==> flow/design.v <==
module  CONV(
	input		clk,
	input		reset,
	output	reg	busy,	
	input		ready,	
	output	reg [11:0]	iaddr,
	input	signed [19:0] idata,	
	output	 reg cwr,
	output	 reg [11:0]	caddr_wr,
	output	 reg [19:0]	cdata_wr,
	output	 reg	crd,
	output	 reg [11:0]	caddr_rd,
	input	 [19:0]	cdata_rd,
	output reg 	[2:0] 	csel
	);
	reg [11:0] image_addr;
	reg [11:0] L1_image_addr;
	reg [9:0] L1_write_addr;
	wire [11:0] L1_image_addr1;
	wire [11:0] L1_image_addr2;
	wire [11:0] L1_image_addr3;
	wire [11:0] image_addr1;
	wire [11:0] image_addr2;
	wire [11:0] image_addr3;
	wire [11:0] image_addr4;
	wire [11:0] image_addr5;
	wire [11:0] image_addr6;
	wire [11:0] image_addr7;
	wire [11:0] image_addr8;
	reg [2:0] state , next_state;
	reg [3:0] kernel_count;
	reg signed	[19:0] ker;
	reg signed [19:0] cdata_max;
	reg signed [39:0] gray_data;
	reg signed [39:0] L0_conv_data;
	wire signed [39:0] L0_round_data;
	wire signed [19:0] L0_relu_data;
	wire zero_padding;
	parameter  INIT = 3'b000 ;
	parameter  L0_READ = 3'b001 ;
	parameter  RELU = 3'b010 ;
	parameter  L0_WRITE = 3'b011 ;
	parameter  L1_INIT = 3'b100 ;
	parameter  L1_READ = 3'b101 ;
	parameter  L1_WRITE = 3'b110 ;
	parameter  FINISH = 3'b111 ;
always @(posedge clk or posedge reset) begin
	if (reset) begin
		state <= INIT;
	end
	else begin
		state <= next_state;
	end
end
always@(*)begin
    case (state)
        INIT:begin
			if(ready) next_state =  L0_READ;
            else next_state = INIT;
		end 
        L0_READ :begin
			if(kernel_count == 4'd10) next_state = RELU;
			else next_state = L0_READ;
		end 
		RELU :begin
			next_state = L0_WRITE;
		end 
		L0_WRITE: begin
			if(image_addr == 12'd4095) next_state = L1_INIT;
			else next_state = L0_READ;
		end
		L1_INIT: begin
			 next_state = L1_READ;
		end
		L1_READ: begin
			 if(kernel_count ==  4'd6) next_state = L1_WRITE;
			 else next_state = L1_READ;
		end
		L1_WRITE: begin
			 if(L1_write_addr == 10'd1023) next_state = FINISH;
			 else next_state = L1_READ;
		end
		FINISH: begin
			 next_state = FINISH;
		end
        default: begin
			next_state = FINISH;
		end
    endcase
end
always @(*) begin
    case (state)
        INIT: begin
                busy = 0;
				cwr =  0;
				csel = 3'b000;
				crd = 0;
        end 
        L0_READ: begin
                busy = 1;
				cwr =  0;
				csel = 3'b000;
				crd = 0; 
        end
		RELU: begin
				busy = 1;
				cwr =  0;
				csel = 3'b000;
				crd = 0;
		end
		L0_WRITE: begin
				busy = 1;
				cwr =  1;
				csel = 3'b001;
				crd = 0;
		end
		L1_INIT:begin
				busy = 1;
				cwr =  0;
				csel = 3'b000;
				crd = 0;
		end
		L1_READ:begin
				busy = 1;
				cwr =  0;
				csel = 3'b001;
				crd =  1;
		end
		L1_WRITE:begin
				busy = 1;
				cwr =  1;
				csel = 3'b011;
				crd =  0;
		end
        FINISH: begin
                busy = 0;
				cwr =  0;
				csel = 3'b000;
				crd = 0;
        end
        default: begin
                busy = 0;
				cwr =  0;
				csel = 3'b000;
				crd = 0;
		end
    endcase
end
always @(posedge clk) begin
	if(state == INIT) begin
		image_addr <= 12'b0;
	end
	else if(state == L0_WRITE ) begin
		image_addr <= image_addr + 1;
	end
end
assign image_addr1 = image_addr-12'b000001000001;
assign image_addr2 = image_addr1+12'b000000000001;
assign image_addr3 = image_addr2+12'b000000000001;
assign image_addr4 = image_addr-12'b000000000001;
assign image_addr5 = image_addr+12'b000000000001;
assign image_addr6 = image_addr+12'b000000111111;
assign image_addr7 = image_addr6+12'b000000000001;
assign image_addr8 = image_addr7+12'b000000000001;
always @(posedge clk ) begin
	case (kernel_count)
		4'd0: 	iaddr <= image_addr;
		4'd1: 	iaddr <= image_addr1;
		4'd2: 	iaddr <= image_addr2;
		4'd3:	iaddr <= image_addr3;
		4'd4:	iaddr <= image_addr4;
		4'd5:	iaddr <= image_addr5;
		4'd6:	iaddr <= image_addr6;
		4'd7:	iaddr <= image_addr7;
		4'd8:	iaddr <= image_addr8;
		default: begin
		end
	endcase
end
assign zero_padding = 	 ((image_addr[11:6] == 6'b000000) && (kernel_count==4'd2||kernel_count==4'd3||kernel_count==4'd4))
						||((image_addr[11:6] == 6'b111111) && (kernel_count==4'd7||kernel_count==4'd8||kernel_count==4'd9))
						||((image_addr[5:0] == 6'b000000) && (kernel_count==4'd2||kernel_count==4'd5||kernel_count==4'd7))
						||((image_addr[5:0]	== 6'b111111) && (kernel_count==4'd4||kernel_count==4'd6||kernel_count==4'd9));
always@(*) begin
	if(reset) begin
		ker = 20'HF8F71;
	end
	else begin
		case (kernel_count)
			4'd1:	ker = 20'HF8F71;
			4'd2:	ker = 20'H0A89E;
			4'd3:	ker = 20'H092D5;
			4'd4:	ker = 20'H06D43;
			4'd5:	ker = 20'H01004;
			4'd6:	ker = 20'HF6E54;
			4'd7:	ker = 20'HFA6D7;
			4'd8:	ker = 20'HFC834;
			4'd9:	ker = 20'HFAC19;
			default:ker = 20'H00000;
		endcase
	end
end
always @(posedge clk) begin
	if(state == INIT) begin
		gray_data <= 20'sb0;
	end
	else if(state == L0_READ ) begin
		case (kernel_count)
			4'd1: 	gray_data  <= (zero_padding)?20'sb0:idata*ker;
			4'd2: 	gray_data  <= (zero_padding)?20'sb0:idata*ker;
			4'd3:	gray_data  <= (zero_padding)?20'sb0:idata*ker;
			4'd4:	gray_data  <= (zero_padding)?20'sb0:idata*ker;
			4'd5:	gray_data  <= (zero_padding)?20'sb0:idata*ker;
			4'd6:	gray_data  <= (zero_padding)?20'sb0:idata*ker;
			4'd7:	gray_data  <= (zero_padding)?20'sb0:idata*ker;
			4'd8:	gray_data  <= (zero_padding)?20'sb0:idata*ker; 
			4'd9: 	gray_data  <= (zero_padding)?20'sb0:idata*ker;
			default: begin
				gray_data  <= 20'sb0;
			end
		endcase
	end
end
always @(posedge clk) begin
	if(state == INIT || state == RELU || state == L1_WRITE) begin
		kernel_count <= 4'b0;
	end
	else if(state == L0_READ ) begin
		kernel_count <= kernel_count + 1;
	end
	else if (state == L1_READ)begin
		kernel_count <= kernel_count + 1;
	end
end
always@(posedge clk or posedge reset) 
begin
	if(reset) begin
		L0_conv_data <= 0;
    end else if (state == L0_WRITE) begin 
        L0_conv_data <= 0;       
    end else begin 
        L0_conv_data <= L0_conv_data + gray_data;
    end
end
assign L0_round_data = (state == RELU && L0_conv_data[15] ) ? 
						(L0_conv_data+40'h0013110000):(L0_conv_data+40'h0013100000);
assign L0_relu_data =  (L0_round_data>0) ? L0_round_data[35:16] :20'b0; 
always @(posedge clk or posedge reset) begin
	if(reset)begin
		cdata_wr <= 0;
	end
	else begin
		case (state)
			INIT:		cdata_wr <= 0;
			L0_READ:	cdata_wr <= 0;
			RELU:		cdata_wr <= L0_relu_data;
			L0_WRITE:	cdata_wr <= cdata_wr;
			L1_INIT:	cdata_wr <= 0;
			L1_READ:	cdata_wr <= (kernel_count == 4'd6)?cdata_max:0;
			L1_WRITE:	cdata_wr <= 0;
			FINISH: 	cdata_wr <= 0;
			default: 	cdata_wr <= 0;
		endcase
	end
end
always @(posedge clk or posedge reset) begin
	if(reset)begin
		caddr_wr <= 0;
	end
	else begin
		case (state)
			INIT:		caddr_wr <= image_addr;
			L0_READ:	caddr_wr <= image_addr;
			RELU:		caddr_wr <= image_addr;
			L0_WRITE:	caddr_wr <= image_addr;
			L1_INIT:	caddr_wr <= L1_write_addr;
			L1_READ:	caddr_wr <= L1_write_addr;
			L1_WRITE:	caddr_wr <= L1_write_addr;
			FINISH: 	caddr_wr <= 0;
			default: 	begin
			end
		endcase
	end
end
always @(posedge clk or posedge reset) begin
	if (reset) begin
		L1_image_addr <=12'b0; 
	end
	else if(state == L1_WRITE) begin
		if(L1_image_addr[5:0] == 6'b111110)
			L1_image_addr <= L1_image_addr +12'b000001000010;
		else 
			L1_image_addr <= L1_image_addr +12'b000000000010;	
	end
end
assign L1_image_addr1 = L1_image_addr + 12'd1;
assign L1_image_addr2 = L1_image_addr + 12'd64;
assign L1_image_addr3 = L1_image_addr + 12'd65;
always @(posedge clk or posedge reset) begin
	if (reset) begin
		L1_write_addr <= 10'b0;
	end
	else if (state == L1_WRITE)begin
		L1_write_addr <= L1_write_addr +1;
	end
end
always@(posedge clk or posedge reset) begin
	if(reset) begin
		caddr_rd <= 12'b0;
	end
	else if (state == L1_READ)begin
		case (kernel_count)
			4'd1:	caddr_rd  <= L1_image_addr;
			4'd2:	caddr_rd  <= L1_image_addr1;
			4'd3:	caddr_rd  <= L1_image_addr2;
			4'd4:	caddr_rd  <= L1_image_addr3;
			default: caddr_rd <=  12'b0;
		endcase
	end
end
always@(posedge clk or posedge reset)begin
	if(reset) begin
		cdata_max <= 20'b0;
	end
	else if(state == L1_READ)begin
		case (kernel_count)
			4'd0:  	cdata_max  <= 20'b0;
			4'd1:  	cdata_max  <= 20'b0;
			4'd2:	cdata_max  <= (cdata_max >= cdata_rd)?cdata_max:cdata_rd;
			4'd3:	cdata_max  <= (cdata_max >= cdata_rd)?cdata_max:cdata_rd;
			4'd4:	cdata_max  <= (cdata_max >= cdata_rd)?cdata_max:cdata_rd;
			4'd5:	cdata_max  <= (cdata_max >= cdata_rd)?cdata_max:cdata_rd;
			default: begin
			end
		endcase
	end
end
endmodule
## From RTL to reports: CONV

What the tools print for CONV, step after step.
Line numbers count from 1 in the design file above.
Operators: Yosys type, input widths -> output width; for muxes data width and select width s.
Library cell names are shortened.
A cell with n/a has no value.

| design | value |
|---|---|
| top module | CONV |
| clock port | clk |
| standard-cell library | sky130hd |
| corner | tt_025C_1v80 |

## Elaborated design

Source: Yosys, flattened and elaborated, memories not mapped. Widths are those after wreduce. Print and check cells do not count.
Memory sizes are those after Yosys's memory passes, which may raise the word count (mostly to a power of two), join words into wider ones and drop unused or constant bits.

| cells by class | value |
|---|---|
| $add $sub $neg | 19 |
| multipliers | 1 |
| magnitude comparators | 2 |
| equal/unequal tests | 23 |
| muxes and demuxes | 24 |
| reduce/logical cells | 32 |

Operator list:

| cell | number |
|---|---|
| $mul 20x20->40 | 1 |
| $mux 40 | 4 |
| $pmux 12 s9 | 1 |
| $add 12x1->12 const B | 7 |
| $add 40x29->40 const B | 2 |
| $mux 20 | 4 |
| $pmux 20 s3 | 1 |
| $pmux 12 s4 | 1 |
| $gt 40x1->1 const B | 1 |
| $add 40x40->40 | 1 |
| $pmux 20 s2 | 1 |
| $add 12x7->12 const B | 3 |
| $pmux 12 s3 | 1 |
| $pmux 3 s8 | 1 |
| $ge 20x20->1 | 1 |
| $eq 6x6->1 const B | 3 |
| $eq 4x3->1 const B | 4 |
| $mux 4 | 4 |
| $logic_or 1x1->1 | 13 |
| $sub 12x1->12 const B | 1 |
| $eq 12x12->1 const B | 1 |
| $add 12x2->12 const B | 1 |
| $add 12x6->12 const B | 1 |
| $sub 12x7->12 const B | 1 |
| $eq 3x3->1 const B | 4 |
| $eq 4x4->1 const B | 3 |
| $logic_not 6->1 | 2 |
| $mux 12 | 1 |

Not listed: further kinds 23, cells in them 32.

| word-level totals | value |
|---|---|
| register bits after elaboration | 197 |
| ROM bits | 360 |
| word width x clocked read ports | 20 |
| memories | 2 |
| input bits | 43 |
| output and inout port bits | 62 |
| elaborated cells | 115 |

Memories:

| memory | depth | bits a word | read ports | write ports | RTL line | source |
|---|---|---|---|---|---|---|
| (name not given) | 16 | 20 | 1 | 0 | 189 | `case (kernel_count)` |
| (name not given) | 8 | 5 | 1 | 0 | 92 | `case (state)` |

## Depth

Depth = most cells in a row (Yosys ltp): at word level without a register or memory, in the mapped netlist without a sequential cell, where the memories' decode and read muxes count.

| depth | value |
|---|---|
| word-level depth | 9 |
| ABC_AREA | 0 |
| mapped depth | 28 |
| mapped depth without buffers | 26 |

## Netlist

Source: synth_stat.txt of the flow (Yosys; design flattened, memories mapped). It holds for the ABC_AREA given above (unset counts as 0); a run with the other value may have another netlist.
The area totals of this step are shown rounded.

| mapped netlist | value |
|---|---|
| cells in the netlist | 3191 |
| synthesis area | 28230 µm² |
| flip-flops | 213 |
| buffers | 144 |

Cell types:

| type | number | area in all (µm²) |
|---|---|---|
| fa_1 | 413 | 8267.93 |
| dfrtp_1 | 128 | 3.2E+03 |
| ha_1 | 193 | 2.41E+03 |
| inv_1 | 560 | 2.1E+03 |
| dfxtp_1 | 73 | 1.46E+03 |
| nand2_1 | 313 | 1.17E+03 |
| xnor2_1 | 100 | 875.84 |
| nor2_1 | 233 | 874.589 |
| o21ai_0 | 128 | 640.614 |
| and2_1 | 100 | 625.6 |
| a21oi_1 | 124 | 620.595 |
| nor2b_1 | 94 | 588.064 |
| xor2_1 | 61 | 534.262 |
| clkbuf_1 | 125 | 469.2 |
| edfxtp_1 | 12 | 360.346 |
| a22oi_1 | 46 | 345.331 |
| mux2i_1 | 31 | 310.298 |
| a21o_1 | 39 | 292.781 |

Not listed: further types 76, cells in them 418.

## Timing after synthesis

Path of least setup slack by OpenSTA after synthesis, without wires, with an ideal clock, recovery checks aside; 20% of the period is set as input and as output delay. Where synthesis merged equal registers, the netlist keeps one of their names.

| timing path after synthesis | value |
|---|---|
| path type | input-to-reg |
| from | input port reset |
| to | register gray_data[39] |
| clock period | 10.0 ns |
| library setup time | 0.117 ns |
| launch time at the first pin | 2.000 ns |
| data arrival time | 9.072 ns |
| slack | 0.811 ns |
| path delay | 7.189 ns |
| stages on the path | 27 |
| synthesis period reached | 9.189 ns |

"path delay" is the arrival time less input delay plus setup time.
"stages on the path" counts driving pins, that of a launching flip-flop among them; a cell with two outputs on the path counts twice.
"synthesis period reached" = period - worst setup slack (recovery checks aside). The figure is calculated, with input and output delays left at 20% of the set period.
Between the ends stands the longest chain of elaborated cells between them, by number of cells; it is not shown to be the way that was timed. Of several equally long chains one is given.
A line is the first line of the expression or statement that the cell stems from. Yosys adds cells for indexed reads and writes and turns some case tables into memories.
At most two assigning lines are given for a register; there are more.

| between the ends, after synthesis | value |
|---|---|
| cell sequence | clkbuf_1 > clkbuf_1 > nor2_1 > clkbuf_1 > nor2b_1 > fa_1 > inv_1 > fa_1 > fa_1 > inv_1 > fa_1 > fa_1 > fa_1 > inv_1 > fa_1 > inv_1 > ha_1 > clkbuf_1 > nand3_1 > o211ai_1 > or3b_2 > a21oi_1 > o31ai_2 > a2111oi_2 > o31ai_1 > xnor2_1 > a22o_1 |
| length of the longest elaborated chain | 4 |
| elaborated cells between the ends (all ways) | 4 |

Ends and longest elaborated chain, after synthesis:

| what | RTL line | source |
|---|---|---|
| from (decl) | 3 | `input reset,` |
| $mux 20 | 185 | `if(reset) begin` |
| $mul 20x20->40 | 217 | `4'd9: gray_data <= (zero_padding)?20'sb0:idata*ker;` |
| $mux 40 | 217 |  |
| $mux 40 | 208 | `case (kernel_count)` |
| to (assign) | 209 | `4'd1: gray_data <= (zero_padding)?20'sb0:idata*ker;` |
| to (assign) | 210 | `4'd2: gray_data <= (zero_padding)?20'sb0:idata*ker;` |
| to (decl) | 34 | `reg signed [39:0] gray_data;` |

## Timing after layout

Path of least setup slack in the final report of flow run B (OpenROAD, finished layout, wires in). Where an end is a register, its clock arrival counts in the times.

| timing path after layout | value |
|---|---|
| path type | input-to-reg |
| from | input port reset |
| to | register gray_data[38] |
| clock period | 14.5 ns |
| library setup time | 0.04 ns |
| launch time at the first pin | 2.90 ns |
| data arrival time | 11.46 ns |
| slack | 3.62 ns |
| stages on the path | 23 |

Between the ends stands the longest chain of elaborated cells between them, by number of cells; it is not shown to be the way that was timed. Of several equally long chains one is given.
At most two assigning lines are given for a register; there are more.

| between the ends, after layout | value |
|---|---|
| cell sequence | dlymetal6s2s_1 > or2_2 > nand2_1 > fa_1 > fa_1 > inv_1 > fa_1 > inv_1 > fa_1 > inv_1 > fa_1 > inv_1 > fa_1 > fa_1 > inv_1 > ha_1 > and3_1 > nand3_1 > a211oi_1 > o31ai_1 > o21ai_0 > xor2_1 > a22o_1 |
| length of the longest elaborated chain | 4 |
| elaborated cells between the ends (all ways) | 4 |

Ends and longest elaborated chain, after layout:

| what | RTL line | source |
|---|---|---|
| from (decl) | 3 | `input reset,` |
| $mux 20 | 185 | `if(reset) begin` |
| $mul 20x20->40 | 217 | `4'd9: gray_data <= (zero_padding)?20'sb0:idata*ker;` |
| $mux 40 | 217 |  |
| $mux 40 | 208 | `case (kernel_count)` |
| to (assign) | 209 | `4'd1: gray_data <= (zero_padding)?20'sb0:idata*ker;` |
| to (assign) | 210 | `4'd2: gray_data <= (zero_padding)?20'sb0:idata*ker;` |
| to (decl) | 34 | `reg signed [39:0] gray_data;` |

==> results <==
3 stored runs of CONV in the flow (synthesis by Yosys, layout by OpenROAD, sky130hd cells), in arbitrary order. Constraints: input delay and output delay 20% of the set period each, output load 0.01 pF.
By "critical path time" is meant the share of the clock period that the worst setup path is allowed (20% is reserved at inputs, 20% at outputs), minus its slack. Clock arrival times at its registers enter into it.
Values from the reports are rounded here.

## Flow run A

==> flow/run.sh <==
#!/bin/bash
# the make line also repeats the synthesis and layout settings of config.mk as NAME=value (left out here)
make -C /OpenROAD-flow-scripts/flow DESIGN_CONFIG=/design/flow/config.mk WORK_HOME=/design/flow/orfs CLKGATE_MAP_FILE= finish
==> flow/config.mk <==
export PLATFORM = sky130hd
export DESIGN_NAME = CONV
export DESIGN_NICKNAME = CONV
export VERILOG_FILES = /design/flow/design.v
export SDC_FILE = /design/flow/constraint.sdc
export NUM_CORES = 4
export LEC_CHECK = 0
export ABC_AREA = 1
export CAP_MARGIN = 20
export CELL_PAD_IN_SITES_GLOBAL_PLACEMENT = 3
export CORE_ASPECT_RATIO = 1.63
export CORE_MARGIN = 8
export CORE_UTILIZATION = 72
export CTS_CLUSTER_SIZE = 66
export GPL_ROUTABILITY_DRIVEN = 0
export MAX_ROUTING_LAYER = met4
export PLACE_DENSITY_LB_ADDON = 0.0
export SLEW_MARGIN = 25
export TNS_END_PERCENT = 15
==> flow/constraint.sdc <==
create_clock -name core_clock -period 6.88 [get_ports {clk}]
set_input_delay 1.3760 -clock core_clock [delete_from_list [all_inputs] [get_ports {clk}]]
set_output_delay 1.3760 -clock core_clock [all_outputs]
set_load 0.01 [all_outputs]

Flow run A: stopped before the end: placement reported FLW-0024

## Flow run B

==> flow/run.sh <==
#!/bin/bash
# the make line also repeats the synthesis and layout settings of config.mk as NAME=value (left out here)
make -C /OpenROAD-flow-scripts/flow DESIGN_CONFIG=/design/flow/config.mk WORK_HOME=/design/flow/orfs CLKGATE_MAP_FILE= finish
==> flow/config.mk <==
export PLATFORM = sky130hd
export DESIGN_NAME = CONV
export DESIGN_NICKNAME = CONV
export VERILOG_FILES = /design/flow/design.v
export SDC_FILE = /design/flow/constraint.sdc
export NUM_CORES = 4
export LEC_CHECK = 0
export ABC_AREA = 0
export CAP_MARGIN = 20
export CELL_PAD_IN_SITES_DETAIL_PLACEMENT = 0
export CELL_PAD_IN_SITES_GLOBAL_PLACEMENT = 3
export CORE_ASPECT_RATIO = 0.52
export CORE_MARGIN = 3
export CORE_UTILIZATION = 18
export CTS_CLUSTER_DIAMETER = 211
export CTS_CLUSTER_SIZE = 85
export HOLD_SLACK_MARGIN = 0.17
export MIN_ROUTING_LAYER = met1
export PLACE_DENSITY = 0.51
export SETUP_SLACK_MARGIN = 2.96
export SLEW_MARGIN = 20
export TNS_END_PERCENT = 15
==> flow/constraint.sdc <==
create_clock -name core_clock -period 14.5 [get_ports {clk}]
set_input_delay 2.9000 -clock core_clock [delete_from_list [all_inputs] [get_ports {clk}]]
set_output_delay 2.9000 -clock core_clock [all_outputs]
set_load 0.01 [all_outputs]

| result of flow run B | value |
|---|---|
| Yosys chip area after synthesis | 28230 µm² |
| die size | 161900 µm² |
| setup slack of the critical path | 3.616 ns |
| standard-cell area after routing | 32020 µm² |
| smallest hold slack | 0.477 ns |
| critical path time | 7.98 ns |
| worst setup path kind | input-to-reg |
| sum of negative setup slack | 0.000 ns |

## Flow run C

==> flow/run.sh <==
#!/bin/bash
# the make line also repeats the synthesis and layout settings of config.mk as NAME=value (left out here)
make -C /OpenROAD-flow-scripts/flow DESIGN_CONFIG=/design/flow/config.mk WORK_HOME=/design/flow/orfs CLKGATE_MAP_FILE= finish
==> flow/config.mk <==
export PLATFORM = sky130hd
export DESIGN_NAME = CONV
export DESIGN_NICKNAME = CONV
export VERILOG_FILES = /design/flow/design.v
export SDC_FILE = /design/flow/constraint.sdc
export NUM_CORES = 4
export LEC_CHECK = 0
export ABC_AREA = 1
export CAP_MARGIN = 0
export CORE_ASPECT_RATIO = 0.73
export CORE_MARGIN = 5
export CORE_UTILIZATION = 28
export CTS_CLUSTER_DIAMETER = 91
export PLACE_DENSITY_LB_ADDON = 0.27
export SLEW_MARGIN = 20
==> flow/constraint.sdc <==
create_clock -name core_clock -period 11.9 [get_ports {clk}]
set_input_delay 2.3800 -clock core_clock [delete_from_list [all_inputs] [get_ports {clk}]]
set_output_delay 2.3800 -clock core_clock [all_outputs]
set_load 0.01 [all_outputs]

| result of flow run C | value |
|---|---|
| Yosys chip area after synthesis | 29020 µm² |
| die size | 110200 µm² |
| setup slack of the critical path | 1.518 ns |
| standard-cell area after routing | 32410 µm² |
| smallest hold slack | 0.471 ns |
| critical path time | 8.00 ns |
| worst setup path kind | input-to-reg |
| sum of negative setup slack | 0.000 ns |
